==> flow/design.v <==
module FIR_low_pass_filter(
	input clk,
	input rst,
	input [7:0]FIR_IN,
	output reg [16:0]FIR_OUT
);
reg[7:0] delay_pipeline1;
reg[7:0] delay_pipeline2;
reg[7:0] delay_pipeline3;
reg[7:0] delay_pipeline4;
reg[7:0] delay_pipeline5;
reg[7:0] delay_pipeline6;
reg[7:0] delay_pipeline7;
reg[7:0] delay_pipeline8;
reg[7:0] delay_pipeline9;
wire[7:0] coeff1 = 8'd7;	 
wire[7:0] coeff2 = 8'd5;
wire[7:0] coeff3 = 8'd51;
wire[7:0] coeff4 = 8'd135;
wire[7:0] coeff5 = 8'd179;
wire[7:0] coeff6 = 8'd135;
wire[7:0] coeff7 = 8'd51;
wire[7:0] coeff8 = 8'd5;
wire[7:0] coeff9 = 8'd7;
reg signed [16:0] multi_data1 ; 
reg signed [16:0] multi_data2 ;
reg signed [16:0] multi_data3 ;
reg signed [16:0] multi_data4 ;
reg signed [16:0] multi_data5 ;
reg signed [16:0] multi_data6 ;
reg signed [16:0] multi_data7 ;
reg signed [16:0] multi_data8 ;
reg signed [16:0] multi_data9 ;
always@(posedge clk or negedge rst)
if(!rst)
begin
	delay_pipeline1 <= 8'b0 ;
	delay_pipeline2 <= 8'b0 ;
	delay_pipeline3 <= 8'b0 ;
	delay_pipeline4 <= 8'b0 ;
	delay_pipeline5 <= 8'b0 ;
	delay_pipeline6 <= 8'b0 ;
	delay_pipeline7 <= 8'b0 ;
	delay_pipeline8 <= 8'b0 ;
	delay_pipeline9 <= 8'b0 ;
end
else
begin
	delay_pipeline1 <= FIR_IN;
	delay_pipeline2 <= delay_pipeline1 ;
	delay_pipeline3 <= delay_pipeline2 ;
	delay_pipeline4 <= delay_pipeline3 ;
	delay_pipeline5 <= delay_pipeline4 ;
	delay_pipeline6 <= delay_pipeline5 ;
	delay_pipeline7 <= delay_pipeline6 ;
	delay_pipeline8 <= delay_pipeline7 ;
	delay_pipeline9 <= delay_pipeline8 ;
end
always@(posedge clk or negedge rst)  
	if(!rst)
		multi_data1 <= 17'b0 ;
	else
		multi_data1 <= delay_pipeline1*coeff1 ;
always@(posedge clk or negedge rst)  
	if(!rst)
		multi_data2 <= 17'b0 ;
	else
		multi_data2 <= delay_pipeline2*coeff2 ;
always@(posedge clk or negedge rst)  
	if(!rst)
		multi_data3 <= 17'b0 ;
	else
		multi_data3 <= delay_pipeline3*coeff3 ;
always@(posedge clk or negedge rst)  
	if(!rst)
		multi_data4 <= 17'b0 ;
	else
		multi_data4 <= delay_pipeline4*coeff4 ;
always@(posedge clk or negedge rst)  
	if(!rst)
		multi_data5 <= 17'b0 ;
	else
		multi_data5 <= delay_pipeline5*coeff5 ;
always@(posedge clk or negedge rst)  
	if(!rst)
		multi_data6 <= 17'b0 ;
	else
		multi_data6 <= delay_pipeline6*coeff6 ;
always@(posedge clk or negedge rst)  
	if(!rst)
		multi_data7 <= 17'b0 ;
	else
		multi_data7 <= delay_pipeline7*coeff7 ;
always@(posedge clk or negedge rst)  
	if(!rst)
		multi_data8 <= 17'b0 ;
	else
		multi_data8 <= delay_pipeline8*coeff8 ;
always@(posedge clk or negedge rst)  
	if(!rst)
		multi_data9 <= 17'b0 ;
	else
		multi_data9 <= delay_pipeline9*coeff9 ;
always@(posedge clk or negedge rst)
	if(!rst)
		FIR_OUT <= 16'b0 ;
	else
		FIR_OUT <= multi_data1 + multi_data2 + multi_data3 + multi_data4 +multi_data5 + multi_data6 + multi_data7 + multi_data8 + multi_data9 ;
endmodule
; ---- From RTL to reports: FIR_low_pass_filter
; Module FIR_low_pass_filter before and after one edit of its RTL, step after step.
; Lines under "orig" count in the file above, lines under "edited" in the edited file.
; "diff": "edited" minus "orig" as printed here.
; Operators carry their Yosys type and port widths (W data, S select, Z words).
; Cell names lack the library's common part.
; Not given: -
[inputs]
design = FIR_low_pass_filter
clock = clk
cell_library = sky130hd
pvt_corner = tt_025C_1v80

; ---- Edit of the RTL
; Unified diff, file above to edited file.
; A script made this edit. It changes what the design does and was not meant as an optimisation.
; begin of diff
@@ -106,4 +106,4 @@
 		FIR_OUT <= 16'b0 ;
 	else
-		FIR_OUT <= multi_data1 + multi_data2 + multi_data3 + multi_data4 +multi_data5 + multi_data6 + multi_data7 + multi_data8 + multi_data9 ;
+		FIR_OUT <= multi_data1 + multi_data2 + multi_data3 + multi_data4 -multi_data5 + multi_data6 + multi_data7 + multi_data8 + multi_data9 ;
 endmodule
; end of diff

; ---- Elaborated design
; Source: Yosys, flattened and elaborated, memories not mapped. Widths are those after wreduce; folded enables and synchronous resets count as part of the registers. Registers that Yosys merges into a memory's read port (data or address) are not register bits. Print and check cells do not count. Equal cells are merged and count once.
[word_totals]
columns = item, orig, edited, diff
row1 = out_inout_bits, 17, 17, 0
row2 = regBits, 209, 209, 0
row3 = in_bits, 10, 10, 0
[classes]
columns = item, orig, edited, diff
row1 = add_sub_neg, 8, 8, 0
row2 = n_mul, 9, 9, 0
[op_table]
columns = op, orig, edited, diff
row1 = $add A17 B17 Y17, 2, 1, -1
row2 = $sub A17 B17 Y17, 0, 1, 1
; Unchanged operator kinds not shown: 8.

; ---- Depth
; Longest topological path by Yosys (ltp), each cell counted once; first at word level (registers and memories cut), then after technology mapping (sequential cells cut; the memories' decode and read muxes count).
[depth]
columns = item, orig, edited, diff
row1 = ltp_word, 8, 8, 0
row2 = ABC_AREA, 0, 0, -
row3 = depth_mapped, 17, 17, 0
row4 = depth_no_buf, 17, 17, 0

; ---- After synthesis
; Source: synth_stat.txt of the flow (Yosys; design flattened, memories mapped). It holds for the ABC_AREA given above (unset counts as 0); a run with the other value may have another netlist.
[types]
columns = cell_type, orig, edited, diff
row1 = inv_1, 308, 279, -29
row2 = nor2_1, 40, 33, -7
row3 = xor2_1, 19, 26, 7
row4 = o21ai_1, 7, 0, -7
row5 = a21o_1, 22, 27, 5
row6 = o21a_1, 10, 5, -5
row7 = xnor2_1, 64, 60, -4
row8 = nand2_1, 28, 32, 4
row9 = nor3_1, 7, 11, 4
row10 = o21ai_0, 31, 28, -3
row11 = nand3_1, 4, 7, 3
row12 = or3_1, 3, 0, -3
row13 = a31o_2, 1, 4, 3
row14 = a21oi_1, 59, 57, -2
row15 = nor2b_1, 10, 8, -2
row16 = nand4_1, 3, 1, -2
row17 = a21boi_1, 2, 0, -2
row18 = a31o_1, 2, 0, -2
; Unchanged cell types not shown: 7.
; The list need not be complete.
[mapped]
columns = item, orig, edited, diff
row1 = yosys_area_um2, 14521.4, 14328.7, -192.7
row2 = ff_cells, 199, 199, 0
row3 = mapped_cells, 1265, 1225, -40
row4 = buffers, 1, 0, -1

; ---- Worst setup path after synthesis
; Path of least setup slack by OpenSTA after synthesis, without wires, with an ideal clock, recovery checks aside; 20% of the period is set as input and as output delay. Where synthesis merged equal registers, the netlist keeps one of their names.
[synth_path]
columns = item, orig, edited, diff
row1 = kind, reg2reg, reg2reg, -
row2 = from, register multi_data1[2], register multi_data1[2], -
row3 = to, register FIR_OUT[16], register FIR_OUT[16], -
row4 = arrival_ns, 4.169, 4.177, 0.008
row5 = tclk_ns, 7.0, 7.0, 0.0
row6 = t_required_ns, 6.875, 6.873, -0.002
row7 = n_path_buf, 0, 0, 0
row8 = launch_ns, 0.000, 0.000, 0.000
row9 = driving_pins, 18, 16, -2
row10 = slack_ns, 2.705, 2.695, -0.010
row11 = delay_ns, 4.294, 4.304, 0.010
row12 = period_less_setup_slack_ns, 4.295, 4.305, 0.010
; "delay_ns" is the arrival time less input delay plus setup time.
; "driving_pins" counts driving pins, that of a launching flip-flop among them; a cell with two outputs on the path counts twice.
; "period_less_setup_slack_ns" = period - worst setup slack (recovery checks aside). The figure is calculated, with input and output delays left at 20% of the set period.
; Between the ends stands the longest chain of elaborated cells between them, by number of cells; it is not shown to be the way that was timed. Of several equally long chains one is given.
; Each line given opens the expression or statement behind the cell; cells for indexed reads and writes are added by Yosys, which also makes memories of some case tables.
[synth_via_orig]
path_cell_list = dfrtp_1 -> inv_1 -> fa_1 -> inv_1 -> fa_1 -> fa_1 -> inv_1 -> fa_1 -> inv_1 -> ha_1 -> inv_1 -> fa_1 -> nor2b_4 -> o31a_1 -> o41ai_4 -> or2_4 -> a41o_1 -> xnor2_1
elab_chain_cells = 8
[synth_rtl_orig]
columns = item, line_no
row1 = "start, assigned", 61  ; multi_data1 <= 17'b0 ;
row2 = "start, assigned", 63  ; multi_data1 <= delay_pipeline1*coeff1 ;
row3 = $add A11 B11 Y12, 108  ; FIR_OUT <= multi_data1 + multi_data2 + multi_data3 + multi_data4 +multi_data5 + multi_data6 + multi_data7 + mu ...
row4 = $add A12 B14 Y15, 108
row5 = $add A15 B16 Y17, 108
row6 = $add A17 B17 Y17 (2 in a row), 108
row7 = $add A17 B15 Y17, 108
row8 = $add A17 B12 Y17 (2 in a row), 108
row9 = "end, assigned", 106  ; FIR_OUT <= 16'b0 ;
row10 = "end, assigned", 108
row11 = "end, declared", 5  ; output reg [16:0]FIR_OUT
[synth_via_edited]
path_cell_list = dfrtp_1 -> fa_1 -> fa_1 -> fa_1 -> inv_1 -> fa_1 -> inv_1 -> ha_1 -> inv_1 -> fa_1 -> nand2b_1 -> a211oi_1 -> o211a_1 -> or4b_1 -> a221oi_2 -> xnor2_1
elab_chain_cells = 8
[synth_rtl_edited]
columns = item, line_no
row1 = "start, assigned", 61  ; multi_data1 <= 17'b0 ;
row2 = "start, assigned", 63  ; multi_data1 <= delay_pipeline1*coeff1 ;
row3 = $add A11 B11 Y12, 108  ; FIR_OUT <= multi_data1 + multi_data2 + multi_data3 + multi_data4 -multi_data5 + multi_data6 + multi_data7 + mu ...
row4 = $add A12 B14 Y15, 108
row5 = $add A15 B16 Y17, 108
row6 = $sub A17 B17 Y17, 108
row7 = $add A17 B17 Y17, 108
row8 = $add A17 B15 Y17, 108
row9 = $add A17 B12 Y17 (2 in a row), 108
row10 = "end, assigned", 106  ; FIR_OUT <= 16'b0 ;
row11 = "end, assigned", 108
row12 = "end, declared", 5  ; output reg [16:0]FIR_OUT

; ---- Worst path after layout
; From the final timing report of each run of pair A: the path of least setup slack in the routed layout; clock arrival at registers is part of the times.
[layout_path]
columns = item, orig, edited, diff
row1 = kind, reg2reg, reg2reg, -
row2 = from, register multi_data1[2], register multi_data5[2], -
row3 = to, register FIR_OUT[16], register FIR_OUT[16], -
row4 = n_path_buf, 0, 0, 0
row5 = launch_ns, 0.43, 0.44, 0.01
row6 = tclk_ns, 4.56, 4.56, 0.00
row7 = arrival_ns, 4.65, 4.76, 0.11
row8 = driving_pins, 18, 17, -1
row9 = slack_ns, 0.21, 0.13, -0.08
row10 = t_required_ns, 4.86, 4.88, 0.02
; Between the ends stands the longest chain of elaborated cells between them, by number of cells; it is not shown to be the way that was timed. Of several equally long chains one is given.
[layout_via_orig]
path_cell_list = dfrtp_1 -> inv_1 -> fa_1 -> inv_1 -> fa_1 -> fa_1 -> inv_1 -> fa_1 -> inv_1 -> ha_2 -> inv_1 -> fa_2 -> nor2b_4 -> o31a_1 -> o41ai_4 -> or2_4 -> a41o_1 -> xnor2_1
elab_chain_cells = 8
[layout_rtl_orig]
columns = item, line_no
row1 = "start, assigned", 61  ; multi_data1 <= 17'b0 ;
row2 = "start, assigned", 63  ; multi_data1 <= delay_pipeline1*coeff1 ;
row3 = $add A11 B11 Y12, 108  ; FIR_OUT <= multi_data1 + multi_data2 + multi_data3 + multi_data4 +multi_data5 + multi_data6 + multi_data7 + mu ...
row4 = $add A12 B14 Y15, 108
row5 = $add A15 B16 Y17, 108
row6 = $add A17 B17 Y17 (2 in a row), 108
row7 = $add A17 B15 Y17, 108
row8 = $add A17 B12 Y17 (2 in a row), 108
row9 = "end, assigned", 106  ; FIR_OUT <= 16'b0 ;
row10 = "end, assigned", 108
row11 = "end, declared", 5  ; output reg [16:0]FIR_OUT
[layout_via_edited]
path_cell_list = dfrtp_1 -> inv_2 -> fa_1 -> fa_1 -> fa_1 -> inv_2 -> fa_1 -> inv_1 -> ha_2 -> inv_2 -> fa_2 -> nand2b_4 -> a211oi_4 -> o211a_1 -> or4b_1 -> a221oi_2 -> xnor2_1
elab_chain_cells = 5
[layout_rtl_edited]
columns = item, line_no
row1 = "start, assigned", 81  ; multi_data5 <= 17'b0 ;
row2 = "start, assigned", 83  ; multi_data5 <= delay_pipeline5*coeff5 ;
row3 = $sub A17 B17 Y17, 108  ; FIR_OUT <= multi_data1 + multi_data2 + multi_data3 + multi_data4 -multi_data5 + multi_data6 + multi_data7 + mu ...
row4 = $add A17 B17 Y17, 108
row5 = $add A17 B15 Y17, 108
row6 = $add A17 B12 Y17 (2 in a row), 108
row7 = "end, assigned", 106  ; FIR_OUT <= 16'b0 ;
row8 = "end, assigned", 108
row9 = "end, declared", 5  ; output reg [16:0]FIR_OUT

; ---- Flow runs
; Both versions went through the flow (Yosys, OpenROAD) with the same settings in each pair. Constraints: input delay and output delay 20% of the set period each, output load 0.01 pF.
[flow_settings_pair_A]
CORE_UTILIZATION = 40
period_ns = 4.56
CAP_MARGIN = 20
CORE_MARGIN = 2
SLEW_MARGIN = 20
[measured_pair_A]
columns = item, orig, edited, diff
row1 = final_setup_ws_ns, 0.208, 0.129, -0.079
row2 = final_cell_area_um2, 15980.3, 15937.8, -42.5
row3 = final_hold_ws_ns, 0.409, 0.413, 0.004
row4 = tns_ns, 0.000, 0.000, 0.000
row5 = yosys.chip_area_um2, 14521.4, 14328.7, -192.7
row6 = die_area_um2, 37843.9, 37351.4, -492.5
[flow_settings_pair_B]
ABC_AREA = 1
CAP_MARGIN = 40
CELL_PAD_IN_SITES_GLOBAL_PLACEMENT = 0
CORE_MARGIN = 5
CORE_UTILIZATION = 57
MIN_ROUTING_LAYER = met2
PLACE_DENSITY_LB_ADDON = 0.19
SLEW_MARGIN = 15
period_ns = 5.73
[measured_pair_B]
columns = item, orig, edited, diff
row1 = final_setup_ws_ns, 1.808, 1.797, -0.011
row2 = final_cell_area_um2, 16809.9, 16620.9, -189.0
row3 = final_hold_ws_ns, 0.410, 0.410, 0.000
row4 = tns_ns, 0.000, 0.000, 0.000
row5 = yosys.chip_area_um2, 15443.6, 15312.2, -131.4
row6 = die_area_um2, 30485.2, 30241.2, -244.0
